==> flow/design.v <==
`timescale 1ns / 1ps
module spi_module
(
    input               I_clk       ,  
    input               I_rst_n     , 
    input               I_tx_en     , 
    input        [15:0]  I_data_in   , 
    output  reg  [7:0]  O_data_out  , 
    input               I_spi_miso  ,  
    output  reg         O_spi_sck   ,  
    output  reg         O_spi_cs    ,  
    output  reg         O_spi_mosi     
);
reg [5:0]   state      ; 
always @(posedge I_clk)
begin
    if(!I_rst_n)
        begin
            state  <=  6'd0    ;
            O_spi_cs    <=  1'b1    ;
            O_spi_sck   <=  1'b0    ;
            O_spi_mosi  <=  1'b0    ;
            O_data_out  <=  8'd0    ;
        end 
    else if(I_tx_en) 
        begin
            if(state==6'd50)
            begin
                state  <=  6'd0                    ; 
            end 
             O_spi_cs    <=  1'b0    ;  
            case(state)
                6'd1, 6'd3 , 6'd5 , 6'd7  , 
                6'd9, 6'd11, 6'd13, 6'd15 ,
                6'd17, 6'd19, 6'd21, 6'd23 ,
                6'd25 , 6'd27, 6'd29, 6'd31 : 
                    begin
                        O_spi_sck   <=  1'b1                ;
                        state  <=  state + 1'b1   ;
                    end
                6'd0:     
                    begin
                        O_spi_mosi  <=  I_data_in[15]        ;
                        O_spi_sck   <=  1'b0                ;
                        state  <=  state + 1'b1   ;          
                    end
                6'd2:     
                    begin
                        O_spi_mosi  <=  I_data_in[14]        ;
                        O_spi_sck   <=  1'b0                ;
                        state  <=  state + 1'b1   ;
                    end
                6'd4:     
                    begin
                        O_spi_mosi  <=  I_data_in[13]        ;
                        O_spi_sck   <=  1'b0                ;
                        state  <=  state + 1'b1   ;
                    end 
                6'd6:     
                    begin
                        O_spi_mosi  <=  I_data_in[12]        ;
                        O_spi_sck   <=  1'b0                ;
                        state  <=  state + 1'b1   ;
                    end 
                6'd8:     
                    begin
                        O_spi_mosi  <=  I_data_in[11]        ;
                        O_spi_sck   <=  1'b0                ;
                        state  <=  state + 1'b1   ;
                    end                            
                6'd10:     
                    begin
                        O_spi_mosi  <=  I_data_in[10]        ;
                        O_spi_sck   <=  1'b0                ;
                        state  <=  state + 1'b1   ;
                    end 
                6'd12:     
                    begin
                        O_spi_mosi  <=  I_data_in[9]        ;
                        O_spi_sck   <=  1'b0                ;
                        state  <=  state + 1'b1   ;
                    end 
                6'd14:     
                    begin
                        O_spi_mosi  <=  I_data_in[8]        ;
                        O_spi_sck   <=  1'b0                ;
                        state  <=  state + 1'b1   ;
                    end
                                   6'd16:     
                                       begin
                                           O_spi_mosi  <=  I_data_in[7]        ;
                                           O_spi_sck   <=  1'b0                ;
                                           state  <=  state + 1'b1   ;
                                       end
                                   6'd18:     
                                       begin
                                           O_spi_mosi  <=  I_data_in[6]        ;
                                           O_spi_sck   <=  1'b0                ;
                                           state  <=  state + 1'b1   ;
                                       end
                                   6'd20:     
                                       begin
                                           O_spi_mosi  <=  I_data_in[5]        ;
                                           O_spi_sck   <=  1'b0                ;
                                           state  <=  state + 1'b1   ;
                                       end 
                                   6'd22:     
                                       begin
                                           O_spi_mosi  <=  I_data_in[4]        ;
                                           O_spi_sck   <=  1'b0                ;
                                           state  <=  state + 1'b1   ;
                                       end 
                                   6'd24:     
                                       begin
                                           O_spi_mosi  <=  I_data_in[3]        ;
                                           O_spi_sck   <=  1'b0                ;
                                           state  <=  state + 1'b1   ;
                                       end                            
                                   6'd26:     
                                       begin
                                           O_spi_mosi  <=  I_data_in[2]        ;
                                           O_spi_sck   <=  1'b0                ;
                                           state  <=  state + 1'b1   ;
                                       end 
                                   6'd28:     
                                       begin
                                           O_spi_mosi  <=  I_data_in[1]        ;
                                           O_spi_sck   <=  1'b0                ;
                                           state  <=  state + 1'b1   ;
                                       end 
                                   6'd30:     
                                       begin
                                           O_spi_mosi  <=  I_data_in[0]        ;
                                           O_spi_sck   <=  1'b0                ;
                                           state  <=  state + 1'b1   ;
                                       end
                6'd32, 6'd34 , 6'd36 , 6'd38  , 
                6'd40, 6'd42, 6'd44, 6'd46, 6'd48 : 
                    begin
                        O_spi_sck  <=  1'b0                ;
                        state  <=  state + 1'b1   ;
                    end
                6'd33:     
                    begin                       
                        O_spi_sck       <=  1'b1                ;
                        state      <=  state + 1'b1   ;
                    end
                6'd35:     
                    begin
                        O_spi_sck       <=  1'b1                ;
                        state      <=  state + 1'b1   ;
                        O_data_out[7]   <=  I_spi_miso          ; 
                    end
                6'd37:     
                    begin
                        O_spi_sck       <=  1'b1                ;
                        state      <=  state + 1'b1   ;
                        O_data_out[6]   <=  I_spi_miso          ; 
                    end 
                6'd39:     
                    begin
                        O_spi_sck       <=  1'b1                ;
                        state      <=  state + 1'b1   ;
                        O_data_out[5]   <=  I_spi_miso          ; 
                    end 
                6'd41:     
                    begin
                        O_spi_sck       <=  1'b1                ;
                        state      <=  state + 1'b1   ;
                        O_data_out[4]   <=  I_spi_miso          ; 
                    end                            
                6'd43:     
                    begin
                        O_spi_sck       <=  1'b1                ;
                        state      <=  state + 1'b1   ;
                        O_data_out[3]   <=  I_spi_miso          ; 
                    end 
                6'd45:     
                    begin
                        O_spi_sck       <=  1'b1                ;
                        state      <=  state + 1'b1   ;
                        O_data_out[2]   <=  I_spi_miso          ; 
                    end 
                6'd47:     
                    begin
                        O_spi_sck       <=  1'b1                ;
                        state      <=  state + 1'b1   ;
                        O_data_out[1]   <=  I_spi_miso          ; 
                    end
                        6'd49:     
                                 begin
                                     O_spi_sck       <=  1'b1                ;
                                     state      <=  state + 1'b1   ;
                                     O_data_out[0]   <=  I_spi_miso          ; 
                                      O_spi_cs<=1'b1;
                                 end
                default:; 
            endcase 
        end    
    else
        begin
            state  <=  6'd0    ;
            O_spi_cs    <=  1'b1    ;
            O_spi_sck   <=  1'b0    ;
            O_spi_mosi  <=  1'b0    ;
            O_data_out  <=  8'd0    ;
        end   
end
endmodule
`timescale 1ns / 1ps
module spi_control(
        clk,
        I_rst_n,
        I_tx_en,
        rst,
        spi_x_out,
        spi_y_out,
        I_spi_miso,
        O_spi_sck,
        O_spi_cs,
        O_spi_mosi
    );
    input clk;
    output reg [3:0]spi_x_out;
    output reg[3:0]spi_y_out;
    input  I_rst_n; 
    input  I_tx_en;
    input  rst; 
    input    I_spi_miso;  
    output  wire         O_spi_sck;  
    output  wire         O_spi_cs  ;  
    output  wire         O_spi_mosi ;    
    wire [7:0]spi_data_out;
    reg [15:0]spi_data_in;
    spi_module spi(
        .I_clk(clk),
        .I_rst_n(I_rst_n), 
        .I_tx_en(I_tx_en), 
        .I_data_in(spi_data_in), 
        .O_data_out(spi_data_out), 
       .I_spi_miso(I_spi_miso) ,  
       .O_spi_sck(O_spi_sck)   ,  
       .O_spi_cs(O_spi_cs)    ,  
       .O_spi_mosi(O_spi_mosi)    
    );
    integer i;
    always@(posedge clk)
    begin
      if(rst)
      begin
        i=0;
        spi_data_in<=16'b0;
        spi_x_out<=4'b0;
        spi_y_out<=4'b0;
      end
      else
      begin
        i=i+1;
        if(i==1)
        begin
            spi_data_in<=16'b0000_1011_0000_1111;
        end
        else if(i==100)
        begin
             spi_y_out<=spi_data_out[3:0];
        end
        else if(i==101)
        begin
            spi_data_in<=16'b0000_1011_0001_0001;
        end
        else if(i==200)
        begin
             spi_x_out<=spi_data_out[3:0];
             i=0;
        end
      end
    end
endmodule
`timescale 1ns / 1ps
module draw_bullet1 #(parameter R=12)(
        clk,
        hcount,
        vcount,
        x,
        y,
        pixel
    );
    input clk;
    input [10:0]hcount;
    input [9:0]vcount;
    output wire [11:0]pixel;
    input [10:0]x;
    input [9:0]y;
    reg[11:0]color;
    always@(posedge clk)
    begin
        if ((hcount-x)*(hcount-x)+(vcount-y)*(vcount-y)<=R*R)
            color<=12'b1111_1111_1111;
        else
            color<=12'b0;
    end
    assign pixel=color;
endmodule
`timescale 1ns / 1ps
module draw_bullet2 #(parameter R=12)(
        clk,
        hcount,
        vcount,
        x,
        y,
        pixel
    );
    input clk;
    input [10:0]hcount;
    input [9:0]vcount;
    output wire [11:0]pixel;
    input [10:0]x;
    input [9:0]y;
    reg[11:0]color;
    always@(posedge clk)
    begin
        if ((hcount-x)*(hcount-x)+(vcount-y)*(vcount-y)<=R*R)
            color<=12'b1111_1111_1111;
        else
            color<=12'b0;
    end
    assign pixel=color;
endmodule
`timescale 1ns / 1ps
module bullet_move #(parameter X=500,Y=500)(
        frame,
        clk,
        rst,
        score,
        x,
        y,
        over
    );
    input frame;
    input clk;
    input rst;
    output reg [15:0]score;  
    output reg [10:0]x;
    output reg [9:0]y;
    input over;
    reg over_reg;
    reg [1:0] v_x;
    reg [1:0] v_y;
    reg sw_x; 
    reg sw_y; 
    always@(posedge clk)
    begin
        if(rst)
        begin
            x<=X;
            y<=Y;
            v_x<=2;
            v_y<=2;
            score<=0;
            sw_x<=0;
            sw_y<=0;
        end
        else if ( frame == 1 &&over==0) 
        begin
                    if(x==2||x==3)begin sw_x<=1;score<=score+1'b1;end
                     else if(x==762||x==761)begin sw_x<=0;score<=score+1'b1;end
                     if(y==36||y==37)begin sw_y<=1;score<=score+1'b1;end
                     else if (y==562||y==561)begin sw_y<=0;score<=score+1'b1;end
              if(sw_x==0)x<=x-v_x;
              else x<=x+v_x;
              if(sw_y==0)y<=y-v_y;
              else y<=y+v_y;
                   if(score[3:0]==10)
                            begin score[3:0]<=0;score[7:4]<=score[7:4]+1;end
                            if(score[7:4]==10)
                            begin score[7:4]<=0;score[11:8]<=score[11:8]+1;end
                            if(score[11:8]==10)
                            begin score[11:8]<=0;score[15:12]<=score[15:12]+1;end
                            if(score[15:12]==10)
                            begin score[11:8]<=0;end      
        end
    end
endmodule
`timescale 1ns / 1ps
module bullet_move2 #(parameter X=200,Y=500)(
        frame,
        clk,
        rst,
        x,
        y
    );
    input frame;
    input clk;
    input rst;
    output reg [10:0]x;
    output reg [9:0]y;
    reg over_reg;
    reg [1:0] v_x;
    reg [1:0] v_y;
    reg sw_x; 
    reg sw_y; 
    reg [3:0]tcount;
    always@(posedge clk)
    begin
         if(rst)
         begin
             sw_x<=0;
             sw_y<=0;
         end
         else
         begin
             if(x<=2)begin sw_x<=1;end
             else if(x>=762)begin sw_x<=0;end
             if(y<=36)begin sw_y<=1;end
             else if (y>=562)begin sw_y<=0;end
         end
    end
    always@(posedge clk)
    begin
        if(rst )
        begin
            x<=X;
            y<=Y;
            v_x<=2;
            v_y<=3;
        end
        else if ( frame == 1 ) 
        begin
              if(sw_x==0)x<=x-v_x;
              else x<=x+v_x;
              if(sw_y==0)y<=y-v_y;
              else y<=y+v_y;
        end
    end
endmodule
`timescale 1ns / 1ps
module draw_player1(
        clk,
        rst,
        frz,
        color_change,
        hcount,
        vcount,
        x,
        y,
        pixel,
        bullet1_x,
        bullet1_y,
        bullet2_x,
        bullet2_y,
        over
    );
    input clk;
    input rst;
    input frz;
    input color_change;
    input [10:0]hcount;
    input [9:0]vcount;
    input [10:0]x;
    input [9:0]y;
    output wire [11:0]pixel;
    input [10:0]bullet1_x;
    input [9:0]bullet1_y;
    input [10:0]bullet2_x;
    input [9:0]bullet2_y;
    output reg over;
    reg [11:0]pixel_reg;
    assign pixel=pixel_reg;
    reg [11:0]color_reg;
    integer R;
    reg [31:0]count;
    always@(posedge clk)
    begin
      if(rst)
      begin
        R<=10;
        count<=0;
        color_reg<=12'b0110_1100_0011;
        over<=0;
      end
      else
      begin
        if(frz)begin color_reg<=12'b0110_1100_0011;over<=0;end
        if(~frz)
         count <=count+1;
         if(count[20]==1&&color_change==0&&R>7)
         begin
            R<=R-2;
            count[20]<=0;
            color_reg<=color_reg+12'b0011_0011_0011;
         end
         if(count[19]==1)
         begin
                count[19] <=0;
                count[20]<=~count[20];
                R<=R+1;
         end
         if(x<2+R||(x+R)>762||(y-R)<36||(y+R)>562||
                  ((x-bullet1_x)*(x-bullet1_x)+(y-bullet1_y)*(y-bullet1_y)<(R+12)*(R+12))
                  ||
                  ((x-bullet2_x)*(x-bullet2_x)+(y-bullet2_y)*(y-bullet2_y)<(R+12)*(R+12))
                  )
         begin over<=1;R<=400;end
         else over<=0;
      end
    end
    always@(posedge clk)
    begin
        if ((hcount-x)*(hcount-x)+(vcount-y)*(vcount-y)<R*R)
        begin
                 pixel_reg<=color_reg;
        end
        else pixel_reg<=12'b0;
    end
endmodule
`timescale 1ns / 1ps
module player1_move #(parameter X = 500, Y = 200)(
    	frame, 
        clk,
        rst,
        frz,
        up,
        down,
        right,
        left,
        x,
        y,
        pattern_select,
        spi_x_out,
        spi_y_out
    );
    input frame;
    input clk;
    input rst;
    input frz;
    input up;
    input down;
    input right;
    input left;
    output reg [10:0]x;
    output reg [9:0]y;
    input pattern_select;
    input [3:0]spi_x_out;
    input [3:0]spi_y_out;
    reg signed [3:0]v_x;
    reg signed [3:0]v_y;
    reg [1:0]xdirect; 
    reg [1:0]ydirect; 
    always@(posedge clk)
    begin
        if ( rst ) 
            begin
                      x<=X;
                      y<=Y;
                      v_x<=1;
                      v_y<=1;
            end
        else if ( frame == 1 ) 
        begin
            if(pattern_select==0)
            begin
               if(left)x<=x-v_x;
               if(right)x<=x+v_x;
               if(up)y<=y-v_y;
               if(down)y<=y+v_y;
            end
            else 
            begin
                if(spi_x_out==1||spi_x_out==2)x<=x-v_x;
                else if(spi_x_out==3||spi_x_out==4)x<=x-2*v_x;
                else if(spi_x_out==4'b1110||spi_x_out==4'b1101)x<=x+v_x;
                else if(spi_x_out==4'b1100||spi_x_out==4'b1011)x<=x+2*v_x;
                if(spi_y_out==1||spi_y_out==2)y<=y+v_y;
                else if(spi_y_out==3||spi_y_out==4)y<=y+2*v_y;
                else if(spi_y_out==4'b1110||spi_y_out==4'b1101)y<=y-v_y;
                else if(spi_y_out==4'b1100||spi_y_out==4'b1011)y<=y-2*v_y;
            end
        end
    end
endmodule
`timescale 1ns / 1ps
module draw_board(
     clk,
     hcount,
     vcount,
     pixel
    );
    input clk;
    input [10:0] hcount;
    input [9:0] vcount;
    output wire [11:0] pixel;
    reg [11:0]pixel_reg;
    assign pixel=pixel_reg;
    always @ (posedge clk)
    begin
        if ( hcount == 0 || vcount == 30 || hcount == 768 || vcount == 568 )
            pixel_reg <= 12'hFFF;
        else
            pixel_reg <= 12'b0;
    end
endmodule
`timescale 1ns / 1ps
module final_out#(parameter WIDTH = 10,   
               HEIGHT = 40)(
    clk,
    rst,
    bullet1,
    bullet2,
    player,
    board,
    final_pixel,
    over,
    hcount,
    vcount
    );
    input clk;
    input rst;
    input [11:0]bullet1;
    input [11:0]bullet2;
    input [11:0]player;
    input [11:0]board;
    input [10:0]hcount;
    input [9:0]vcount;
    input over;
    output reg [11:0]final_pixel;
    reg [11:0]pixel_reg;
    localparam [7:0] x = 120;
    localparam [7:0] y = 245;
    always@(posedge clk)
    begin
        if(rst)begin final_pixel<=0;pixel_reg<=0;end
        else
            if(over==0)
             final_pixel <= board | bullet1 | bullet2 | player;
            else
            begin
                if(over==1)
                  if (
                                    ((hcount >= (x + 5*WIDTH + 3*HEIGHT) && hcount < (x + 6*WIDTH + 3*HEIGHT)) && (vcount >= y && vcount < (y + 2*WIDTH + HEIGHT))) ||  
                                    ((hcount >= (x + 5*WIDTH + 3*HEIGHT) && hcount < (x + 6*WIDTH + 3*HEIGHT)) && (vcount >= (y + 2*WIDTH + HEIGHT) && vcount < (y + 2*WIDTH + 2*HEIGHT))) ||  
                                    ((hcount >= (x + 5*WIDTH + 3*HEIGHT) && hcount < (x + 7*WIDTH + 4*HEIGHT)) && (vcount >= (y + 2*WIDTH + 2*HEIGHT) && vcount < (y + 3*WIDTH + 2*HEIGHT))) ||  
                                    ((hcount >= (x + 8*WIDTH + 4*HEIGHT) && hcount < (x + 10*WIDTH + 5*HEIGHT)) && (vcount >= y && vcount < (y + WIDTH))) ||  
                                    ((hcount >= (x + 8*WIDTH + 4*HEIGHT) && hcount < (x + 9*WIDTH + 4*HEIGHT)) && (vcount >= (y + WIDTH) && vcount < (y + 2*WIDTH + HEIGHT))) ||  
                                    ((hcount >= (x + 8*WIDTH + 4*HEIGHT) && hcount < (x + 9*WIDTH + 4*HEIGHT)) && (vcount >= (y + 2*WIDTH + HEIGHT) && vcount < (y + 2*WIDTH + 2*HEIGHT))) ||  
                                    ((hcount >= (x + 8*WIDTH + 4*HEIGHT) && hcount < (x + 10*WIDTH + 5*HEIGHT)) && (vcount >= (y + 2*WIDTH + 2*HEIGHT) && vcount < (y + 3*WIDTH + 2*HEIGHT))) ||  
                                    ((hcount >= (x + 9*WIDTH + 5*HEIGHT) && hcount < (x + 10*WIDTH + 5*HEIGHT)) && (vcount >= (y + WIDTH) && vcount < (y + 2*WIDTH + HEIGHT))) ||  
                                    ((hcount >= (x + 9*WIDTH + 5*HEIGHT) && hcount < (x + 10*WIDTH + 5*HEIGHT)) && (vcount >= (y + 2*WIDTH + HEIGHT) && vcount < (y + 2*WIDTH + 2*HEIGHT))) || 
                                    ((hcount >= (x + 11*WIDTH + 5*HEIGHT) && hcount < (x + 13*WIDTH + 6*HEIGHT)) && (vcount >= y && vcount < (y + WIDTH))) ||  
                                    ((hcount >= (x + 11*WIDTH + 5*HEIGHT) && hcount < (x + 12*WIDTH + 5*HEIGHT)) && (vcount >= (y + WIDTH) && vcount < (y + WIDTH + HEIGHT))) ||  
                                    ((hcount >= (x + 11*WIDTH + 5*HEIGHT) && hcount < (x + 13*WIDTH + 6*HEIGHT)) && (vcount >= (y + WIDTH + HEIGHT) && vcount < (y + 2*WIDTH + HEIGHT))) ||  
                                    ((hcount >= (x + 12*WIDTH + 6*HEIGHT) && hcount < (x + 13*WIDTH + 6*HEIGHT)) && (vcount >= (y + 2*WIDTH + HEIGHT) && vcount < (y + 2*WIDTH + 2*HEIGHT))) ||  
                                    ((hcount >= (x + 11*WIDTH + 5*HEIGHT) && hcount < (x + 13*WIDTH + 6*HEIGHT)) && (vcount >= (y + 2*WIDTH + 2*HEIGHT) && vcount < (y + 3*WIDTH + 2*HEIGHT))) || 
                                    ((hcount >= (x + 14*WIDTH + 6*HEIGHT) && hcount < (x + 16*WIDTH + 7*HEIGHT)) && (vcount >= y && vcount < (y + WIDTH))) ||  
                                    ((hcount >= (x + 14*WIDTH + 6*HEIGHT + HEIGHT/2) && hcount < (x + 15*WIDTH + 6*HEIGHT + HEIGHT/2)) && (vcount >= y && vcount < (y + 2*WIDTH + HEIGHT))) ||  
                                    ((hcount >= (x + 14*WIDTH + 6*HEIGHT + HEIGHT/2) && hcount < (x + 15*WIDTH + 6*HEIGHT + HEIGHT/2)) && (vcount >= (y + 2*WIDTH + HEIGHT) && vcount < (y + 3*WIDTH + 2*HEIGHT))) 
                                   )
                                   pixel_reg <= 12'h0FF;
                               else 
                                   pixel_reg <= 12'b0;
                  final_pixel<=pixel_reg;     
       end
    end
endmodule
`timescale 1ns / 1ps
module vga(
        clk, 
		rst,
		frz,
		color_change,
		score2,
		vsync,
		hsync,
		VGA_R,
		VGA_G,
		VGA_B,
		up,
		down,
		right,
		left,
		pattern_select,
		over,
		spi_x_out,
		spi_y_out
    );
    input clk; 
    input rst;
    input frz;
    input color_change;
    output vsync;
    output hsync;
    output [3:0] VGA_R;
    output [3:0] VGA_G;
    output [3:0] VGA_B;
    input up;
    input down;
    input right;
    input left;
    wire [15:0]score;
    output wire [15:0]score2;
    input pattern_select;
    input [3:0]spi_x_out;
    input [3:0]spi_y_out;
    wire [11:0]pixel;
    wire [10:0] bullet1_x;
    wire [9:0] bullet1_y;
    wire[11:0]bullet1_pixel;
    wire [10:0] bullet2_x;
    wire [9:0] bullet2_y;
    wire[11:0]bullet2_pixel;
    wire [10:0]player_x;
    wire  [9:0]player_y;
    wire[11:0]player_pixel;
    wire [11:0]board_pixel;
    output wire over;
    reg	 vs;
    reg hs;
    reg [10:0] hcount;
    reg [9:0] vcount;
    reg [9:0] counter;
    reg frame;
    wire hsyncon;
    wire hsyncoff;
    wire hreset;
    wire vclk;
    assign hsyncon = (hcount == 855);
    assign hsyncoff = (hcount == 975);
    assign hreset = (hcount == 1039);
    wire vsyncon,vsyncoff,vreset;
    assign vsyncon = hreset & (vcount == 636);
    assign vsyncoff = hreset & (vcount == 642);
    assign vreset = hreset & (vcount == 665);
    assign vclk = 1'b1;
    always @(posedge clk) 
    begin
        if (rst == 1)  
        begin
            hcount <= 0;
            vcount <= 0;
            vs <= 1;
            hs <= 1;
            counter <= 0;
            frame <= 0;
        end
        else 
        begin
            if ( vclk == 1 ) 
            begin
                hcount <= hreset ? 0 : hcount + 1; 
                hs <= hsyncon ? 0 : hsyncoff ? 1 : hs;   
                vcount <= hreset ? (vreset ? 0 : vcount + 1) : vcount; 
                vs <= vsyncon ? 0 : vsyncoff ? 1 : vs;   
                if ( vs == 0 )
                    counter <= counter + 1;
                if ( counter ==  30 &&  frz == 0)    
                begin
                    counter <= 0;
                    frame <= 1;
                end
                else
                    frame <= 0;
            end
        end
    end
    draw_bullet1 bullet1(
        .clk(clk),
        .hcount(hcount),
        .vcount(vcount),
        .x(bullet1_x),
        .y(bullet1_y),
        .pixel(bullet1_pixel)
    );
    bullet_move movebullet1(
         .frame(frame),
         .clk(clk),
         .rst(rst),
         .score(score2),
         .x(bullet1_x),
         .y(bullet1_y),
         .over(over)
    );
    draw_bullet2 bullet2(
        .clk(clk),
        .hcount(hcount),
        .vcount(vcount),
        .x(bullet2_x),
        .y(bullet2_y),
        .pixel(bullet2_pixel)
    );
    bullet_move2 movebullet2(
         .frame(frame),
         .clk(clk),
         .rst(rst),
         .x(bullet2_x),
         .y(bullet2_y)
    );
    draw_player1 player(
        .clk(clk),
        .rst(rst),
        .frz(frz),
        .hcount(hcount),
        .vcount(vcount),
        .x(player_x),
        .y(player_y),
        .color_change(color_change),
        .pixel(player_pixel),
        .bullet1_x(bullet1_x),
        .bullet1_y(bullet1_y),
        .bullet2_x(bullet2_x),
        .bullet2_y(bullet2_y),
        .over(over)
    );
    player1_move moveplayer1(
    	.frame(frame), 
        .clk(clk),
        .rst(rst),
        .frz(frz),
	    .up(up),
        .down(down),
        .right(right),
        .left(left),
        .x(player_x),
        .y(player_y),
        .pattern_select(pattern_select),
        .spi_x_out(spi_x_out),
        .spi_y_out(spi_y_out)
    );
    draw_board board1(
        .clk(clk),
        .hcount(hcount),
        .vcount(vcount),
        .pixel(board_pixel)
    );
    final_out finalout(
        .clk(clk),
        .rst(rst),
        .bullet1(bullet1_pixel),
        .bullet2(bullet2_pixel),
        .player(player_pixel),
        .board(board_pixel),
        .final_pixel(pixel),
        .over(over),
		.hcount(hcount),
        .vcount(vcount)
    );
    assign VGA_R=pixel[11:8];
    assign VGA_G=pixel[7:4];
    assign VGA_B=pixel[3:0];
    assign vsync = ~vs;
    assign hsync = ~hs;
endmodule
`timescale 1ns / 1ps
module seg_display(
        clk,
        rst,
        seven_seg,
        sel,
        over,
        idata
    );
    input clk;
    input rst;
    input[15:0]idata;
    output [7:0]seven_seg;
    output [7:0]sel;
    input over;
    reg [31:0] count;
    reg [7:0]seg_reg;
    reg[7:0]sel_reg;
    reg [3:0]disp_data;
    assign seven_seg=seg_reg;
    assign sel=sel_reg;
    always@(posedge clk)
    begin
         if(rst)
                count <=0;
         else
         begin
         count <=count+1;
         if(count==500000)
                count <=1;
         end
    end
    always@(*)    
             begin
                 case(count[13:11])
                 3'b000:disp_data<=idata[3:0];
                 3'b001:disp_data<=idata[7:4];
                 3'b010:disp_data<=idata[11:8];
                 3'b011:disp_data<=idata[15:12];             
                 default:disp_data<=4'b1111;
                 endcase
    end 
    always@(*)
    begin
            case(disp_data)
            4'h0: seg_reg=8'hc0;
            4'h1: seg_reg=8'hf9;
            4'h2: seg_reg=8'ha4;
            4'h3: seg_reg=8'hb0;
            4'h4: seg_reg=8'h99;
            4'h5: seg_reg=8'h92;
            4'h6: seg_reg=8'h82;
            4'h7: seg_reg=8'hf8;
            4'h8: seg_reg=8'h80;
            4'h9: seg_reg=8'h90;
            default:seg_reg<=8'hff;
            endcase
    end
    always@(*)
           begin
               case(count[13:11])
               3'b000:sel_reg<=8'b1111_1110;
               3'b001:sel_reg<=8'b1111_1101;
               3'b010:sel_reg<=8'b1111_1011;
               3'b011:sel_reg<=8'b1111_0111;
               3'b100:sel_reg<=8'b1110_1111;
               3'b101:sel_reg<=8'b1101_1111;
               3'b110:sel_reg<=8'b1011_1111;
               3'b111:sel_reg<=8'b0111_1111;
               endcase
     end
endmodule
`timescale 1ns / 1ps
module top_logic(  
		clk,
		rst,
		frz,
		level,
		Dout,
		vsync,
		hsync,
		VGA_R,
		VGA_G,
		VGA_B,
		BTNU,
		BTND,
		BTNL,
		BTNR,
        seven_seg,
        sel,
        pattern_select,
         I_spi_miso,
         O_spi_sck,
         O_spi_cs,
         O_spi_mosi
);
	input clk;
    input rst;
    input frz;
    input [4:0]level;
    input Dout;
    output vsync;
    output hsync;
    output [3:0] VGA_R;
    output [3:0] VGA_G;
    output [3:0] VGA_B;
    input BTNU;
    input BTND;
    input BTNR;
    input BTNL;
    output [7:0]seven_seg;
    output [7:0] sel;
    wire left;
    wire right;
    wire up;
    wire down;
    assign left=BTNL;
    assign right=BTNR;
    assign up=BTNU;
    assign down=BTND;
    input    I_spi_miso;  
    output  wire         O_spi_sck;  
    output  wire         O_spi_cs  ;  
    output  wire         O_spi_mosi ;    
    input pattern_select;
    wire [3:0]spi_x_out;
    wire [3:0]spi_y_out;
    wire [15:0]score;
    wire over;
   spi_control spi(
                .clk(clk),
                .I_rst_n(!rst),
                .I_tx_en(1'b1),
                .rst(rst),
                .spi_x_out(spi_x_out),
                .spi_y_out(spi_y_out),
                .I_spi_miso(I_spi_miso),
                .O_spi_sck(O_spi_sck),
                .O_spi_cs(O_spi_cs),
                .O_spi_mosi(O_spi_mosi)
    );
    vga VGA( 
			 .clk(clk),
			 .rst(rst),
			 .frz(~frz),
			 .color_change(Dout),
			 .score2(score),
			 .vsync(vsync),
			 .hsync(hsync),
			 .VGA_R(VGA_R),
			 .VGA_G(VGA_G),
			 .VGA_B(VGA_B),
			 .up(up),
			 .down(down),
			 .right(right),
			 .left(left),
			 .pattern_select(pattern_select),
			 .over(over),
			 .spi_x_out(spi_x_out),
			 .spi_y_out(spi_y_out)
	);
    seg_display seg(
            .clk(clk),
            .seven_seg(seven_seg),
            .sel(sel),
            .rst(rst),
            .over(over),
            .idata(score)
    );
endmodule
# From RTL to reports: top_logic
# What the tools print for top_logic, step after step.
# Line numbers count from 1 in the design file above.
# Library cell names are shortened.
# A cell with -- has no value.
dict set report inputs {
  top_module {top_logic}
  clk_port {clk}
  cell_library {sky130hd}
  corner {tt_025C_1v80}
}

# Word level
# Counts by Yosys on the flattened word-level netlist (proc, flatten, opt, wreduce; memories kept). Print and check cells are left out. Cells with the same type and inputs are merged into one.
# Yosys's memory passes give these memory sizes; they may raise the number of words (mostly to a power of two), join words into wider ones and drop unused or constant bits.
dict set report bits {
  romBits 176
  ff_bits 359
  ramBits 0
  out_inout_bits 33
  clocked_rd_ports_x_width 8
  mem_count 2
  latchBits 0
}
dict set report classes {
  shift 0
  n_mul 12
  n_eq 100
  cmp 39
  div_mod_pow 0
  bitwise 15
  reduce_logical 119
  mux 84
  n_addsub 50
}
# memory words width read_ports wr line
set memory_table {}
lappend memory_table {{(no name shown)} 16 7 1 0 895} ;# case(disp_data)
lappend memory_table {{(no name shown)} 8 8 1 0 911} ;# case(count[13:11])
# operator count
set op_table {}
lappend op_table {{multiplier 32 x 32 -> 32 bit} 4}
lappend op_table {{multiplier 11 x 11 -> 22 bit} 5}
lappend op_table {{multiplier 12 x 12 -> 24 bit} 3}
lappend op_table {{2-to-1 mux 32 bit} 6}
lappend op_table {{== test 6 bit with constant B} 19}
lappend op_table {{2-to-1 mux 12 bit} 9}
lappend op_table {{2-to-1 mux 10 bit} 10}
lappend op_table {{2-to-1 mux 11 bit} 9}
lappend op_table {{< comparator 32 bit} 3}
lappend op_table {{== test 6 x 5 -> 1 bit with constant B} 16}
lappend op_table {{2-to-1 mux 4 bit} 23}
lappend op_table {{adder 24 x 22 -> 25 bit} 3}
lappend op_table {{greater-or-equal comparator 11 x 9 -> 1 bit with constant B} 6}
lappend op_table {{< comparator 11 x 9 -> 1 bit with constant B} 6}
lappend op_table {{adder 32 x 1 -> 32 bit with constant B} 2}
lappend op_table {{greater-than comparator 32 x 10 -> 1 bit with constant B} 2}
lappend op_table {{adder 32 x 2 -> 32 bit with constant B} 2}
lappend op_table {{adder 32 bit} 2}
lappend op_table {{less-or-equal comparator 32 x 8 -> 1 bit with constant B} 2}
lappend op_table {{== test 32 x 8 -> 1 bit with constant B} 2}
lappend op_table {{== test 10 bit with constant B} 6}
lappend op_table {{subtractor 11 x 11 -> 12 bit} 5}
lappend op_table {{subtractor 10 x 10 -> 11 bit} 5}
lappend op_table {{== test 11 x 10 -> 1 bit with constant B} 5}
lappend op_table {{OR reduction 25 bit} 2}
lappend op_table {{OR reduction 50 bit} 1}
lappend op_table {{== test 4 bit with constant B} 12}
lappend op_table {{== test 6 x 4 -> 1 bit with constant B} 8}
# Not listed: further kinds 75, cells in them 241.

# Longest topological paths
# Depth = most cells in a row (Yosys ltp): at word level without a register or memory, in the mapped netlist without a sequential cell, where the memories' decode and read muxes count.
dict set report logic_depth {
  ltp_word 20
  ABC_AREA 0
  mapped_depth 61
  depth_no_buf 59
}

# Mapped cells and area
# Source: synth_stat.txt of the flow (Yosys; design flattened, memories mapped). It holds for the ABC_AREA given above (unset counts as 0); a run with the other value may have another netlist.
# Totals and module areas in this step are rounded.
dict set report synth_totals {
  area_mm2 0.11
  cell_count 12136
  buffers 273
  seqArea_mm2 0.0061
  flip_flops 304
}
# type count type_area_um2
set by_type {}
lappend by_type {fa_1 2361 4.73E+04}
lappend by_type {ha_1 1125 14076}
lappend by_type {inv_1 3229 1.21E+04}
lappend by_type {dfxtp_1 304 6.09E+03}
lappend by_type {nor2_1 990 3.72E+03}
lappend by_type {xnor2_1 422 3.7E+03}
lappend by_type {nand2_1 880 3.3E+03}
lappend by_type {xor2_1 216 1.89E+03}
lappend by_type {a21oi_1 356 1.78E+03}
lappend by_type {o21ai_0 241 1.21E+03}
lappend by_type {a21o_1 114 855.821}
lappend by_type {clkbuf_1 227 852.067}
lappend by_type {nor3_1 168 840.806}
lappend by_type {nand3_1 160 800.768}
lappend by_type {nand2b_1 119 744.464}
lappend by_type {and2_1 113 706.928}
lappend by_type {nand4_1 83 519.248}
lappend by_type {o21bai_1 68 510.49}
# Other cell types: 79; their cells: 960.
# By module: a second synthesis without flattening, with its own total; a netlist apart from the flattened one above.
dict set report unflattened {
  hier_cells 11665
  hier_area_mm2 0.1
}
# Rows give one instance, submodules left out.
# module cells n_inst seq_area_mm2 area_mm2
set by_module {}
lappend by_module {draw_player1 7287 1 0.0016 0.066}
lappend by_module {draw_bullet2 1203 1 0.00002 0.011}
lappend by_module {draw_bullet1 1195 1 0.00002 0.011}
lappend by_module {player1_move 434 1 0.00042 0.003}
lappend by_module {bullet_move 324 1 0.00074 0.0026}
lappend by_module {spi_control 298 1 0.00086 0.0025}
lappend by_module {seg_display 253 1 0.0008 0.0023}
lappend by_module {vga 191 1 0.00068 0.0017}
lappend by_module {bullet_move2 179 1 0.00044 0.0016}
lappend by_module {spi_module 137 1 0.00034 0.0011}
lappend by_module {final_out 137 1 0.00026 0.00099}
lappend by_module {draw_board 24 1 0.00002 0.00017}
lappend by_module {top_logic 3 1 0 0.000011}

# Timing after synthesis
# Path of least setup slack by OpenSTA after synthesis, without wires, with an ideal clock, recovery checks aside; 20% of the period is set as input and as output delay. Where synthesis merged equal registers, the netlist keeps one of their names.
dict set report synth_path {
  path_kind {register -> register}
  from {register VGA.vcount[0]}
  to {register VGA.bullet2.color[10]}
  arrival_ns 14.203
  setup_ns 0.092
  required_ns 19.908
  delay_ns 14.295
  path_slack_ns 5.705
  tclk_ns 20.0
  stages 61
  n_path_buf 2
  synth_period_reached_ns 14.295
}
# "delay_ns" = arrival - input delay + setup time.
# "stages" counts driving pins, that of a launching flip-flop among them; a cell with two outputs on the path counts twice.
# "synth_period_reached_ns" is the clock period less the worst setup slack; recovery checks do not enter. This is arithmetic on one report: input and output delays are still those of the set period (20% each).
# The rows between start and end are the longest chain of elaborated cells between them; the timing report does not say that the signal goes this way. Where chains are equally long, one stands for them.
# Each line given opens the expression or statement behind the cell; cells for indexed reads and writes are added by Yosys, which also makes memories of some case tables.
dict set report synth_between {
  path_cell_list {dfxtp_1 > clkbuf_1 > inv_2 > ha_1 > fa_1 > nor2b_1 > o21ai_0 > a21boi_0 > o21ai_0 > a21boi_0 > o21ai_0 > a21boi_0 > o21ai_0 > nand2b_1 > clkinv_1 > nand2_1 > inv_1 > fa_1 > (+25 left out) > inv_1 > fa_1 > inv_1 > fa_1 > inv_1 > ha_1 > clkbuf_1 > and3b_1 > nor4_1 > o2111ai_1 > nor4_1 > o2111ai_1 > a2111oi_0 > and3_1 > nand4_1 > nor4_1 > nand3_1 > nor4_1}
  elab_chain_cells 5
  cone_cells 5
  cone_lines 1
}
# item line
set synth_rtl {}
lappend synth_rtl {{start: declaration} 718} ;# reg [9:0] vcount;
lappend synth_rtl {{start: assignment} 738} ;# vcount <= 0;
lappend synth_rtl {{start: assignment} 750} ;# vcount <= hreset ? (vreset ? 0 : vcount + 1) : vcount;
lappend synth_rtl {{subtractor 10 x 10 -> 11 bit} 322} ;# if ((hcount-x)*(hcount-x)+(vcount-y)*(vcount-y)<=R*R)
lappend synth_rtl {{multiplier 11 x 11 -> 22 bit} 322}
lappend synth_rtl {{adder 32 bit} 322}
lappend synth_rtl {{less-or-equal comparator 32 x 8 -> 1 bit} 322}
lappend synth_rtl {{2-to-1 mux 12 bit} 322}
lappend synth_rtl {{end: assignment} 323} ;# color<=12'b1111_1111_1111;
lappend synth_rtl {{end: assignment} 325} ;# color<=12'b0;
lappend synth_rtl {{end: declaration} 319} ;# reg[11:0]color;

# Timing after layout
# From the final timing report of flow run A: the path of least setup slack in the routed layout; clock arrival at registers is part of the times.
dict set report layout_path {
  path_kind {register -> register}
  from {register VGA.vcount[1]}
  to {register VGA.bullet2.color[10]}
  required_ns 17.47
  path_slack_ns 1.05
  n_path_buf 1
  arrival_ns 16.42
  stages 59
  tclk_ns 16.9
  setup_ns 0.10
}
# The rows between start and end are the longest chain of elaborated cells between them; the timing report does not say that the signal goes this way. Where chains are equally long, one stands for them.
dict set report layout_between {
  path_cell_list {dfxtp_2 > inv_1 > fa_1 > nor2b_1 > o21ai_0 > a21boi_0 > o21ai_0 > a21boi_0 > o21ai_0 > a21boi_0 > o21ai_0 > nand2b_1 > buf_4 > clkinvlp_4 > nand2_1 > inv_1 > fa_1 > inv_1 > (+23 left out) > fa_1 > inv_1 > fa_1 > inv_1 > fa_1 > inv_1 > ha_1 > and3b_1 > nor4_1 > o2111ai_1 > nor4_1 > o2111ai_1 > a2111oi_2 > and3_1 > nand4_1 > nor4_1 > nand3_1 > nor4_1}
  elab_chain_cells 5
  cone_cells 5
  cone_lines 1
}
# item line
set layout_rtl {}
lappend layout_rtl {{start: declaration} 718} ;# reg [9:0] vcount;
lappend layout_rtl {{start: assignment} 738} ;# vcount <= 0;
lappend layout_rtl {{start: assignment} 750} ;# vcount <= hreset ? (vreset ? 0 : vcount + 1) : vcount;
lappend layout_rtl {{subtractor 10 x 10 -> 11 bit} 322} ;# if ((hcount-x)*(hcount-x)+(vcount-y)*(vcount-y)<=R*R)
lappend layout_rtl {{multiplier 11 x 11 -> 22 bit} 322}
lappend layout_rtl {{adder 32 bit} 322}
lappend layout_rtl {{less-or-equal comparator 32 x 8 -> 1 bit} 322}
lappend layout_rtl {{2-to-1 mux 12 bit} 322}
lappend layout_rtl {{end: assignment} 323} ;# color<=12'b1111_1111_1111;
lappend layout_rtl {{end: assignment} 325} ;# color<=12'b0;
lappend layout_rtl {{end: declaration} 319} ;# reg[11:0]color;

# Record of 3 stored runs of the RTL-to-layout flow on top_logic, platform sky130hd. The runs are unordered. Constraints: input delay and output delay 20% of the set period each, output load 0.01 pF.
# "clock_period_reached_ns": clock period set for the run, less the worst setup slack. It is reckoned from that one timing run; input and output delays stay at 20% of the period that was set.
# "worst_setup_path_time_ns" = time allowed to the worst setup path (clock period - input delay - output delay, where it has them) - its slack; a late launch clock adds to it, a late capture clock takes from it.
# Measured values are rounded.
run="flow run A" settings period_ns=16.9 CAP_MARGIN=20 CORE_MARGIN=2 CORE_UTILIZATION=40 SLEW_MARGIN=20
run="flow run A" results final_die_area_mm2=0.27 setup_ws_ns=1.0 fin_util_pct=43 yosys_chip_area_mm2=0.11 setupTns_ns=0.000 cell_area_final_mm2=0.11 worst_hold_slack_ns=0.44 worst_setup_path_time_ns=15.85 timing.worst_path_kind="register -> register" clock_period_reached_ns=15.851
run="flow run B" settings CAP_MARGIN=40 CORE_UTILIZATION=24 GPL_ROUTABILITY_DRIVEN=0 GPL_TIMING_DRIVEN=1 HOLD_SLACK_MARGIN=0.12 MIN_ROUTING_LAYER="met1" PLACE_DENSITY=0.56 SETUP_SLACK_MARGIN=2.33 period_ns=22.2 CORE_MARGIN=2 SLEW_MARGIN=20
run="flow run B" results final_die_area_mm2=0.46 setup_ws_ns=5.3 fin_util_pct=26 yosys_chip_area_mm2=0.11 setupTns_ns=0.000 cell_area_final_mm2=0.12 worst_hold_slack_ns=0.44 worst_setup_path_time_ns=16.86 timing.worst_path_kind="register -> register" clock_period_reached_ns=16.863
run="flow run C" settings ABC_AREA=1 CELL_PAD_IN_SITES_GLOBAL_PLACEMENT=1 CORE_MARGIN=10 CORE_UTILIZATION=15 CTS_CLUSTER_DIAMETER=328 PLACE_DENSITY_LB_ADDON=0.05 SETUP_SLACK_MARGIN=-0.55 period_ns=20.0 CAP_MARGIN=20 SLEW_MARGIN=20
run="flow run C" results final_die_area_mm2=0.79 setup_ws_ns=4.4 fin_util_pct=17 yosys_chip_area_mm2=0.11 setupTns_ns=0.000 cell_area_final_mm2=0.13 worst_hold_slack_ns=0.44 worst_setup_path_time_ns=15.64 timing.worst_path_kind="register -> register" clock_period_reached_ns=15.645
